==> flow/design.v <==
module neuron_intra_Nbits #(
    parameter N = 16,
    parameter N_INPUTS = 16,
    parameter LOG_N_INPUTS = 4  
) (
    input  wire                         clk,
    input  wire                         rst,
    input  wire                         en,
    input  wire signed [N*N_INPUTS-1:0] W,     
    input  wire signed [N*N_INPUTS-1:0] X_N,   
    output reg signed [         N-1:0] Out
);
  wire signed [2*N*N_INPUTS-1:0] prod;
  wire signed [         N-1:0] act_out;
  genvar i;
  generate
    for (i = 0; i < N_INPUTS; i = i + 1) begin : mults
      wire signed [N-1:0] Wi;
      wire signed [N-1:0] Xi;
      assign Wi = W[i*N+:N];
      assign Xi = X_N[i*N+:N];
      assign prod[i*2*N+:2*N] = Wi * Xi;
    end
  endgenerate
  genvar j, k;
  generate
    for (j = 0; j < LOG_N_INPUTS; j = j + 1) begin : ADDER_TREE
      wire signed [2*N*(N_INPUTS >> (j+1))-1:0] sum_stage;
      if(j == 0) begin
        for (k = 0; k < (N_INPUTS >> (j+1)); k = k + 1) begin : STAGE0
          assign sum_stage[2*k*N+:2*N] = prod[2*k*2*N+:2*N] + prod[(2*k+1)*2*N+:2*N];
        end
      end else begin
        for (k = 0; k < (N_INPUTS >> (j+1)); k = k + 1) begin : STAGEJ
          assign sum_stage[2*k*N+:2*N] = ADDER_TREE[j-1].sum_stage[2*k*2*N+:2*N] + ADDER_TREE[j-1].sum_stage[(2*k+1)*2*N+:2*N];
        end
      end
    end
    wire signed [2*N-1:0] sum_all;
    assign sum_all = ADDER_TREE[LOG_N_INPUTS-1].sum_stage;
  endgenerate
  reg signed [2*N-1:0] acc;
  always @(posedge clk or posedge rst) begin
    if (rst) begin
		acc <= 0;
		Out <= 0;
	 end
    else if (en) begin
		acc <= sum_all;
		Out <= act_out;
	 end
  end
  localparam signed [N-1:0] MAX_VAL = {1'b0, {(N-1){1'b1}}};  
  assign act_out = (acc < 0) ? 0 : (acc > MAX_VAL) ? MAX_VAL : acc;
endmodule
* Step by step through the tools: neuron_intra_Nbits
What the tools print for neuron_intra_Nbits, step after step. Lines are those of the file above, counted from 1. Operators: Yosys type, input widths -> output width; for muxes data width and select width s. Cell names lack the library's common part. The mark n/a stands for no value.
Set-up: top module neuron_intra_Nbits, clock clk, library sky130hd, library corner tt_025C_1v80

* After elaboration
Source: Yosys, flattened and elaborated, memories not mapped. Widths are those after wreduce; folded enables and synchronous resets count as part of the registers. Registers that Yosys merges into a memory's read port (data or address) are not register bits. Print and check cells do not count. Equal cells are merged and count once.
Storage and ports: elaborated cells 37, flip-flop bits (word level) 48, output and inout bits 16, input bits 515
Operators by class: magnitude comparators 2, mux-type cells 2, $mul 16, $add $sub $neg 15
Operators with widths (number):
- $mul 16x16->32 | 16
- $add 32x32->32 | 15
- $lt 32x1->1 const B | 1
- $gt 32x16->1 const B | 1
- $mux 16 | 2

* Depth
Depth = most cells in a row (Yosys ltp): at word level without a register or memory, in the mapped netlist without a sequential cell, where the memories' decode and read muxes count.
Logic depth: depth after elaboration 5, ABC_AREA 0, depth in mapped cells 40

* After synthesis
The flow's flattened synthesis, as Yosys stat reports it; memories are mapped. The netlist is that of the ABC_AREA named above (0 if unset); the other value can give another one. Totals and module areas in this step are rounded.
Mapped netlist: chip area (Yosys) 157900 µm², standard cells after synthesis 16236, flip-flops 48
Cell types:
- fa_1 | number 5042, area in all 1.01E+05 µm²
- inv_1 | number 5257, area in all 1.97E+04 µm²
- and2_1 | number 1760, area in all 1.1E+04 µm²
- ha_1 | number 828, area in all 1.04E+04 µm²
- nand2_1 | number 2113, area in all 7.93E+03 µm²
- clkbuf_1 | number 509, area in all 1.91E+03 µm²
- xnor2_1 | number 207, area in all 1.81E+03 µm²
- dfrtp_1 | number 48, area in all 1.2E+03 µm²
- nand2b_1 | number 162, area in all 1.01E+03 µm²
- nor2b_1 | number 73, area in all 456.688 µm²
- xor2_1 | number 34, area in all 297.786 µm²
- mux2_2 | number 25, area in all 281.52 µm²
- nor2_1 | number 48, area in all 180.173 µm²
- o31ai_1 | number 18, area in all 135.13 µm²
- a21oi_1 | number 23, area in all 115.11 µm²
- a21o_1 | number 14, area in all 105.101 µm²
- o21ai_0 | number 19, area in all 95.091 µm²
- buf_1 | number 13, area in all 48.797 µm²
Other cell types: 23; their cells: 43.

* Path before layout
OpenSTA on the mapped netlist: ideal clock, no wires. The path of least setup slack (recovery checks aside). Input and output delay are each 20% of the period. Register names are those of the netlist, which keeps one name where synthesis merged equal registers.
Path post-synthesis: path type input-to-reg, start point in W[63], end point reg acc[31], launch time at the first pin 2.700 ns, data arrival time 12.563 ns, driving pins on the path 35, setup slack 0.812 ns, data required time 13.375 ns, path buffers 1, period 13.5 ns, setup time 0.125 ns, path delay 9.988 ns, synthesis period reached 12.688 ns
"path delay" = arrival - input delay + setup time. "driving pins on the path" counts driving pins, that of a launching flip-flop among them; a cell with two outputs on the path counts twice. "synthesis period reached" = period - worst setup slack (recovery checks aside). The figure is calculated, with input and output delays left at 20% of the set period. Between the ends stands the longest chain of elaborated cells between them, by number of cells; it is not shown to be the way that was timed. Of several equally long chains one is given. Each line given opens the expression or statement behind the cell; cells for indexed reads and writes are added by Yosys, which also makes memories of some case tables.
On the way, post-synthesis: path through clkbuf_1 -> nand2_1 -> inv_1 -> fa_1 -> fa_1 -> inv_1 -> fa_1 -> fa_1 -> fa_1 -> fa_1 -> inv_1 -> fa_1 -> inv_1 -> fa_1 -> inv_1 -> fa_1 -> fa_1 -> fa_1 -> fa_1 -> inv_1 -> fa_1 -> inv_1 -> ha_1 -> a21o_1 -> a21o_1 -> a21oi_1 -> o21ai_0 -> a211o_1 -> a21oi_2 -> o21ai_1 -> a21oi_1 -> o21ai_1 -> a21oi_2 -> xnor2_1 -> mux2_2, cells in the longest elaborated chain 5, elaborated cells on any way between the ends 5, source lines of those cells 3, classes of those cells 4 x add/sub; 1 x mul
RTL lines, path post-synthesis:
- from (decl) | RTL line 9 | input  wire signed [N*N_INPUTS-1:0] W,
- $mul 16x16->32 | RTL line 22 | assign prod[i*2*N+:2*N] = Wi * Xi;
- $add 32x32->32 | RTL line 31 | assign sum_stage[2*k*N+:2*N] = prod[2*k*2*N+:2*N] + prod[(2*k+1)*2*N+:2*N];
- $add 32x32->32 x3 | RTL line 35 | assign sum_stage[2*k*N+:2*N] = ADDER_TREE[j-1].sum_stage[2*k*2*N+:2*N] + ADDER_TREE[j-1].sum_stage[(2*k+1)*2*N ...
- to (assign) | RTL line 45 | acc <= 0;
- to (assign) | RTL line 49 | acc <= sum_all;
- to (decl) | RTL line 42 | reg signed [2*N-1:0] acc;

* Timing after layout
From the final timing report of flow run A: the path of least setup slack in the routed layout; clock arrival at registers is part of the times.
Path post-layout: path type input-to-reg, start point in X_N[48], end point reg acc[31], data required time 21.29 ns, data arrival time 15.70 ns, launch time at the first pin 4.22 ns, path buffers 1, driving pins on the path 35, setup time 0.11 ns, period 21.1 ns, setup slack 5.59 ns
Between the ends stands the longest chain of elaborated cells between them, by number of cells; it is not shown to be the way that was timed. Of several equally long chains one is given.
On the way, post-layout: path through clkdlybuf4s50_1 -> nand2_1 -> inv_1 -> fa_1 -> fa_1 -> inv_1 -> fa_1 -> fa_1 -> fa_1 -> fa_1 -> inv_1 -> fa_1 -> inv_1 -> fa_1 -> inv_1 -> fa_1 -> fa_1 -> fa_1 -> fa_1 -> inv_1 -> fa_1 -> inv_1 -> ha_1 -> a21o_1 -> a21o_1 -> a21oi_1 -> o21ai_0 -> a211o_1 -> a21oi_2 -> o21ai_1 -> a21oi_1 -> o21ai_1 -> a21oi_2 -> xnor2_1 -> mux2_2, cells in the longest elaborated chain 5, elaborated cells on any way between the ends 5, source lines of those cells 3, classes of those cells 4 x add/sub; 1 x mul
RTL lines, path post-layout:
- from (decl) | RTL line 10 | input  wire signed [N*N_INPUTS-1:0] X_N,
- $mul 16x16->32 | RTL line 22 | assign prod[i*2*N+:2*N] = Wi * Xi;
- $add 32x32->32 | RTL line 31 | assign sum_stage[2*k*N+:2*N] = prod[2*k*2*N+:2*N] + prod[(2*k+1)*2*N+:2*N];
- $add 32x32->32 x3 | RTL line 35 | assign sum_stage[2*k*N+:2*N] = ADDER_TREE[j-1].sum_stage[2*k*2*N+:2*N] + ADDER_TREE[j-1].sum_stage[(2*k+1)*2*N ...
- to (assign) | RTL line 45 | acc <= 0;
- to (assign) | RTL line 49 | acc <= sum_all;
- to (decl) | RTL line 42 | reg signed [2*N-1:0] acc;

Subject: neuron_intra_Nbits on sky130hd, stored results

Hello all,

Settings and measured results of 2 stored flow runs for module neuron_intra_Nbits (sky130hd), not sorted in any way. The constraints put input and output delay at 20% of the set period each and load the outputs with 0.01 pF.
By "reached clock period" is meant the clock period of the run minus its worst setup slack. This is arithmetic on one report: input and output delays are still those of the set period (20% each).
"allowed time less slack (worst setup path)" = time allowed to the worst setup path (clock period - input delay - output delay, where it has them) - its slack; a late launch clock adds to it, a late capture clock takes from it.
The measured numbers are rounded.

[flow run A] flow files
==> flow/run.sh <==
#!/bin/bash
# the make line also repeats the synthesis and layout settings of config.mk as NAME=value (left out here)
make -C /OpenROAD-flow-scripts/flow DESIGN_CONFIG=/design/flow/config.mk WORK_HOME=/design/flow/orfs CLKGATE_MAP_FILE= finish
==> flow/config.mk <==
export PLATFORM = sky130hd
export DESIGN_NAME = neuron_intra_Nbits
export DESIGN_NICKNAME = neuron_intra_Nbits
export VERILOG_FILES = /design/flow/design.v
export SDC_FILE = /design/flow/constraint.sdc
export NUM_CORES = 4
export LEC_CHECK = 0
export CAP_MARGIN = 20
export CORE_ASPECT_RATIO = 1.24
export CORE_MARGIN = 5
export CORE_UTILIZATION = 48
export CTS_CLUSTER_SIZE = 48
export GPL_ROUTABILITY_DRIVEN = 0
export GPL_TIMING_DRIVEN = 1
export SETUP_SLACK_MARGIN = -0.33
export SLEW_MARGIN = 15
export TNS_END_PERCENT = 85
==> flow/constraint.sdc <==
create_clock -name core_clock -period 21.1 [get_ports {clk}]
set_input_delay 4.2200 -clock core_clock [delete_from_list [all_inputs] [get_ports {clk}]]
set_output_delay 4.2200 -clock core_clock [all_outputs]
set_load 0.01 [all_outputs]

[flow run A] result: post-synthesis cell area 157900 µm²; die outline area 340700 µm²; std-cell area (final layout) 167300 µm²; utilization in the final report 0.511; worst slack on setup checks 5.590 ns; total negative slack on setup checks 0.000 ns; final worst hold slack 0.498 ns; reached clock period 15.510 ns; allowed time less slack (worst setup path) 11.29 ns; worst path kind input-to-reg

[flow run B] flow files
==> flow/run.sh <==
#!/bin/bash
# the make line also repeats the synthesis and layout settings of config.mk as NAME=value (left out here)
make -C /OpenROAD-flow-scripts/flow DESIGN_CONFIG=/design/flow/config.mk WORK_HOME=/design/flow/orfs CLKGATE_MAP_FILE= finish
==> flow/config.mk <==
export PLATFORM = sky130hd
export DESIGN_NAME = neuron_intra_Nbits
export DESIGN_NICKNAME = neuron_intra_Nbits
export VERILOG_FILES = /design/flow/design.v
export SDC_FILE = /design/flow/constraint.sdc
export NUM_CORES = 4
export LEC_CHECK = 0
export CAP_MARGIN = 20
export CORE_MARGIN = 2
export CORE_UTILIZATION = 40
export SLEW_MARGIN = 20
==> flow/constraint.sdc <==
create_clock -name core_clock -period 7.92 [get_ports {clk}]
set_input_delay 1.5840 -clock core_clock [delete_from_list [all_inputs] [get_ports {clk}]]
set_output_delay 1.5840 -clock core_clock [all_outputs]
set_load 0.01 [all_outputs]

[flow run B] result: post-synthesis cell area 157900 µm²; die outline area 399900 µm²; std-cell area (final layout) 192800 µm²; utilization in the final report 0.491; worst slack on setup checks -3.532 ns; total negative slack on setup checks -79.69 ns; final worst hold slack 0.495 ns; reached clock period 11.452 ns; allowed time less slack (worst setup path) 9.87 ns; worst path kind input-to-reg

Thanks
